==> flow/design.v <==
`timescale 1ns/1ns
module ALU (
    input  logic clk,
    input  logic rst_n,
    input  logic [5:0] alu_op,
    input  logic word,
    input  logic [15:0] a,
    input  logic [15:0] b,
    input  logic cf_in,
    input  logic [4:0] shift_cnt,
    output logic [15:0] result
);
    logic [15:0] a_in, b_in;
    parameter ADD = 6'b000000;
    parameter SUB = 6'b000001;
    parameter CMP = 6'b000010;
    parameter INC = 6'b000011;
    parameter DEC = 6'b000100;
    parameter NEG = 6'b000101;
    parameter AND = 6'b000110;
    parameter OR = 6'b000111;
    parameter XOR = 6'b001000;
    parameter NOT = 6'b001001;
    parameter TEST = 6'b001010;
    parameter SHL = 6'b001011;
    parameter SHR = 6'b001100;
    parameter SAR = 6'b001101;
    parameter ROL = 6'b001110;
    parameter ROR = 6'b001111;
    parameter RCL = 6'b010000;
    parameter RCR = 6'b010001;
    parameter MUL = 6'b010010;
    parameter IMUL = 6'b010011;
    parameter DIV = 6'b010100;
    parameter IDIV = 6'b010101;
    always @(posedge clk or negedge rst_n) begin
        if (!rst_n) begin
            a_in <= 0;
            b_in <= 0;
        end else begin
            case(alu_op)
                ADD: begin
                    result <= a + b;
                end
                SUB: begin
                    result <= a - b;
                end
                CMP: begin
                    result <= a - b;
                end
                INC: begin
                    result <= a + 1;
                end
                DEC: begin
                    result <= a - 1;
                end
                NEG: begin
                    result <= 0 - a;
                end
                AND: begin
                    result <= a & b;
                end
                OR: begin
                    result <= a | b;
                end
                XOR: begin
                    result <= a ^ b;
                end
                NOT: begin
                    result <= ~a;
                end
                TEST: begin
                    result <= a & b;
                end
                SHL: begin
                    result <= a << shift_cnt;
                end
                SHR: begin
                    result <= a >> shift_cnt;
                end
                SAR: begin
                    result <= a >>> shift_cnt;
                end
                ROL: begin
                    result <= {a[15:0], a[15:0]};
                end
                ROR: begin
                    result <= {a[0], a[15:1]};
                end
                RCL: begin
                    result <= {a[15:0], cf_in};
                end
                RCR: begin
                    result <= {cf_in, a[15:0]};
                end
                MUL: begin
                    result <= a * b;    
                end
                IMUL: begin
                    result <= a * b;    
                end
                DIV: begin
                    result <= (b == 16'd0) ? 16'hFFFF : a / b;
                end
                IDIV: begin
                    result <= (b == 16'd0) ? 16'hFFFF : a / b;
                end
            endcase
        end
    end
endmodule
; ---- Step by step through the tools: ALU
; Each step is given for the RTL above and for the edited RTL.
; Lines under "orig" count in the file above, lines under "edited" in the edited file.
; "diff": "edited" minus "orig" as printed here.
; Cell names lack the library's common part.
; Not given: n/a
[setup]
design = ALU
clock = clk
cell_library = sky130hd
pvt_corner = tt_025C_1v80

; ---- Diff
; The edit as a unified diff against the file above.
; This change comes from a script, not from a designer. The edited design behaves differently; no optimisation was intended.
; begin of diff
@@ -74,5 +74,5 @@
                 end
                 SHL: begin
-                    result <= a << shift_cnt;
+                    result <= a << 3;
                 end
                 SHR: begin
; end of diff

; ---- Elaborated design
; Source: Yosys, flattened and elaborated, memories not mapped. Widths are those after wreduce. Registers that Yosys merges into a memory's read port (data or address) are not register bits. Print and check cells do not count. Equal cells are merged and count once.
[bits]
columns = item, orig, edited, diff
row1 = ff_bits, 16, 16, 0
row2 = inputBits, 47, 47, 0
row3 = out_inout_bits, 16, 16, 0
row4 = wordCells, 47, 46, -1
[op_classes]
columns = item, orig, edited, diff
row1 = n_addsub, 5, 5, 0
row2 = n_mul, 1, 1, 0
row3 = n_div, 1, 1, 0
row4 = eq_ne, 21, 21, 0
row5 = shift, 3, 2, -1
row6 = mux, 2, 2, 0
row7 = bitwise, 4, 4, 0
row8 = reduce_logical, 9, 9, 0
[op_table]
columns = cell, orig, edited, diff
row1 = left shift 16 x 5 -> 16 bit, 1, 0, -1
; Operator kinds equal on both sides are left out: 25.

; ---- Logic depth
; Depth = most cells in a row (Yosys ltp): at word level without a register or memory, in the mapped netlist without a sequential cell, where the memories' decode and read muxes count.
[depth]
columns = item, orig, edited, diff
row1 = depth_word, 4, 4, 0
row2 = ABC_AREA, 0, 0, n/a
row3 = mapped_depth, 128, 138, 10

; ---- After synthesis
; Yosys stat after the flow's synthesis: flattened, memories mapped to cells. It holds for the ABC_AREA given above (unset counts as 0); a run with the other value may have another netlist.
[mapped]
columns = item, orig, edited, diff
row1 = stdcells, 2158, 2088, -70
row2 = mapped_area_um2, 15846.4, 15043.2, -803.2
row3 = seqArea_um2, 480.5, 480.5, 0.0
row4 = ff_cells, 16, 16, 0
row5 = n_buf, 116, 105, -11
[by_type]
columns = cell, orig, edited, diff
row1 = o211ai_1, 44, 22, -22
row2 = a21oi_1, 131, 147, 16
row3 = o21ai_0, 106, 120, 14
row4 = a221oi_1, 23, 9, -14
row5 = nand3_1, 55, 42, -13
row6 = or3_1, 40, 28, -12
row7 = a311oi_1, 15, 4, -11
row8 = nor2_1, 207, 216, 9
row9 = a21o_1, 40, 31, -9
row10 = nand2b_1, 16, 25, 9
row11 = nand4_1, 16, 25, 9
row12 = a22oi_1, 20, 12, -8
row13 = nor4_1, 13, 5, -8
row14 = a221o_1, 11, 3, -8
row15 = o21a_1, 38, 31, -7
row16 = mux2_2, 28, 21, -7
row17 = o31ai_1, 15, 8, -7
row18 = buf_4, 7, 0, -7
; Cell types equal on both sides are left out: 14.
; The list need not be complete.

; ---- Timing after synthesis
; OpenSTA on the mapped netlist: ideal clock, no wires. The path of least setup slack (recovery checks aside). Input and output delay are each 20% of the period. Register names are those of the netlist, which keeps one name where synthesis merged equal registers.
[synth_timing]
columns = item, orig, edited, diff
row1 = kind, input to register, input to register, n/a
row2 = from, input b[0], input b[0], n/a
row3 = to, register result[0], register result[0], n/a
row4 = period_ns, 100.0, 100.0, 0.0
row5 = in_delay_ns, 20.000, 20.000, 0.000
row6 = arrival_time_ns, 45.923, 45.113, -0.810
row7 = t_required_ns, 99.728, 99.733, 0.005
row8 = slack_ns, 53.805, 54.620, 0.815
row9 = delay_ns, 26.195, 25.380, -0.815
row10 = stages, 115, 130, 15
row11 = n_path_buf, 9, 11, 2
row12 = period_less_setup_slack_ns, 46.195, 45.38, -0.815
; "delay_ns" is the arrival time less input delay plus setup time.
; "stages" counts driving pins, that of a launching flip-flop among them; a cell with two outputs on the path counts twice.
; "period_less_setup_slack_ns" = period - worst setup slack (recovery checks aside). The figure is calculated, with input and output delays left at 20% of the set period.
; Between the ends stands the longest chain of elaborated cells between them, by number of cells; it is not shown to be the way that was timed. Of several equally long chains one is given.
; A line is the first line of the expression or statement that the cell stems from. Yosys adds cells for indexed reads and writes and turns some case tables into memories.
; A register here has more assigning lines than the two given.
[synth_via_orig]
path_cell_list = clkbuf_1 > clkinv_1 > ha_1 > or2_2 > a31oi_1 > nor2_1 > ha_1 > o21a_1 > o2111a_1 > or4b_2 > o31ai_1 > ha_1 > a21oi_1 > nand2_1 > a21o_1 > and2_1 > ha_1 > o21ai_0 > [79 not listed] > ha_1 > o211ai_1 > a211oi_1 > o31a_1 > a221o_1 > nand2_1 > a311oi_1 > clkbuf_1 > mux2_2 > ha_1 > o21a_1 > o21a_1 > o21a_1 > o21a_1 > o211ai_1 > a211oi_1 > o21ai_0 > a22oi_1
elab_chain_cells = 3
cells_between = 10
classes_between = add/sub: 2; mul: 1; div: 1; mux: 2; logic: 3; reduce/logical: 1
[synth_lines_orig]
columns = item, line_no
row1 = from (decl), 8  ; input  logic [15:0] b,
row2 = divider 16 x 16 -> 16 bit, 106  ; result <= (b == 16'd0) ? 16'hFFFF : a / b;
row3 = 2-to-1 mux 16 bit, 106
row4 = parallel mux 16 bit (select 17 bit), 41  ; case(alu_op)
row5 = to (assign), 43  ; result <= a + b;
row6 = to (assign), 46  ; result <= a - b;
row7 = to (decl), 11  ; output logic [15:0] result
[synth_via_edited]
path_cell_list = buf_2 > clkinv_1 > ha_1 > o21ba_2 > and2_1 > nor2_1 > a21oi_1 > ha_1 > o21a_1 > or2_2 > a21oi_1 > nor2_1 > ha_1 > o211ai_1 > nand2_1 > and2_1 > o31ai_2 > ha_1 > [94 not listed] > a211oi_1 > nor2_1 > a2111oi_0 > nor2_1 > clkbuf_1 > nand2_1 > o21ai_0 > ha_1 > a21boi_0 > o21a_1 > o21a_1 > o21a_1 > o21a_1 > o21a_1 > o21ai_0 > a211oi_1 > nor4_1 > a21oi_1
elab_chain_cells = 3
cells_between = 10
classes_between = add/sub: 2; mul: 1; div: 1; mux: 2; logic: 3; reduce/logical: 1
[synth_lines_edited]
columns = item, line_no
row1 = from (decl), 8  ; input  logic [15:0] b,
row2 = divider 16 x 16 -> 16 bit, 106  ; result <= (b == 16'd0) ? 16'hFFFF : a / b;
row3 = 2-to-1 mux 16 bit, 106
row4 = parallel mux 16 bit (select 17 bit), 41  ; case(alu_op)
row5 = to (assign), 43  ; result <= a + b;
row6 = to (assign), 46  ; result <= a - b;
row7 = to (decl), 11  ; output logic [15:0] result

; ---- Path in the finished layout
; Path of least setup slack in the final report of the runs of pair 1 (OpenROAD, finished layout, wires in). Where an end is a register, its clock arrival counts in the times.
[layout_timing]
columns = item, orig, edited, diff
row1 = kind, input to register, input to register, n/a
row2 = from, input b[15], input b[9], n/a
row3 = to, register result[0], register result[0], n/a
row4 = period_ns, 100.0, 100.0, 0.0
row5 = in_delay_ns, 20.00, 20.00, 0.00
row6 = arrival_time_ns, 51.82, 51.67, -0.15
row7 = t_required_ns, 99.95, 99.99, 0.04
row8 = slack_ns, 48.13, 48.33, 0.20
row9 = stages, 113, 117, 4
row10 = n_path_buf, 4, 2, -2
; Between the ends stands the longest chain of elaborated cells between them, by number of cells; it is not shown to be the way that was timed. Of several equally long chains one is given.
; A register here has more assigning lines than the two given.
[layout_via_orig]
path_cell_list = clkdlybuf4s50_1 > nor4_2 > and4_1 > and3_1 > nor2_1 > ha_1 > o21a_1 > o2111a_1 > or4b_2 > o31ai_1 > ha_1 > a21oi_1 > nand2_1 > nand2_1 > o311ai_0 > a21boi_0 > ha_1 > o21ai_0 > [77 not listed] > ha_1 > nand2_1 > a211oi_1 > o31a_1 > a221o_1 > nand2_1 > a311oi_4 > buf_4 > inv_1 > and3_1 > a221o_1 > ha_1 > a21o_1 > a21o_1 > a211oi_1 > o21ai_0 > o21ai_0 > a22oi_1
elab_chain_cells = 3
cells_between = 4
classes_between = div: 1; mux: 2; reduce/logical: 1
[layout_lines_orig]
columns = item, line_no
row1 = from (decl), 8  ; input  logic [15:0] b,
row2 = divider 16 x 16 -> 16 bit, 106  ; result <= (b == 16'd0) ? 16'hFFFF : a / b;
row3 = 2-to-1 mux 16 bit, 106
row4 = parallel mux 16 bit (select 17 bit), 41  ; case(alu_op)
row5 = to (assign), 43  ; result <= a + b;
row6 = to (assign), 46  ; result <= a - b;
row7 = to (decl), 11  ; output logic [15:0] result
[layout_via_edited]
path_cell_list = clkdlybuf4s50_1 > nor4_2 > and4_1 > and2_1 > nor2_1 > a21oi_1 > ha_1 > o21a_1 > or2_2 > a21oi_1 > nor2_1 > ha_1 > o211ai_1 > nand2_1 > and2_1 > o31ai_2 > ha_1 > o21a_1 > [81 not listed] > a41oi_1 > a211oi_1 > nor2_1 > a2111oi_0 > nor2_1 > nand2_1 > o21ai_0 > ha_1 > a21boi_0 > o21a_1 > o21a_1 > o21a_1 > o21a_1 > o21a_1 > o21ai_0 > a211oi_1 > nor4_1 > a21oi_1
elab_chain_cells = 3
cells_between = 4
classes_between = div: 1; mux: 2; reduce/logical: 1
[layout_lines_edited]
columns = item, line_no
row1 = from (decl), 8  ; input  logic [15:0] b,
row2 = divider 16 x 16 -> 16 bit, 106  ; result <= (b == 16'd0) ? 16'hFFFF : a / b;
row3 = 2-to-1 mux 16 bit, 106
row4 = parallel mux 16 bit (select 17 bit), 41  ; case(alu_op)
row5 = to (assign), 43  ; result <= a + b;
row6 = to (assign), 46  ; result <= a - b;
row7 = to (decl), 11  ; output logic [15:0] result

; ---- Measured runs
; Runs of the flow (Yosys, OpenROAD) on both versions; the two runs of a pair have the same settings. The constraints put input and output delay at 20% of the set period each and load the outputs with 0.01 pF.
[flow_settings_pair_1]
CORE_UTILIZATION = 40
period_ns = 100.0
CAP_MARGIN = 20
CORE_MARGIN = 2
SLEW_MARGIN = 20
[results_pair_1]
columns = item, orig, edited, diff
row1 = synth_chip_area_um2, 15846.4, 15043.2, -803.2
row2 = die_area_um2, 41223.2, 39174.3, -2048.9
row3 = finalCellArea_um2, 17131.4, 16241.8, -889.6
row4 = final_util_frac, 0.44, 0.435, -0.005
row5 = timing.setup.ws_ns, 48.130, 48.326, 0.196
row6 = timing.setup.tns_ns, 0.000, 0.000, 0.000
row7 = worst_hold_slack_ns, 20.761, 20.887, 0.126
row8 = design_power_uw, 207.6, 213.2, 5.6
row9 = timing.achieved_period_ns, 51.870, 51.674, -0.196
; "timing.achieved_period_ns" is the run's clock period less its worst setup slack. It is reckoned from that one timing run; input and output delays stay at 20% of the period that was set.
; "design_power_uw" rests on the timing tool's default activity at the inputs, not on a simulated workload.
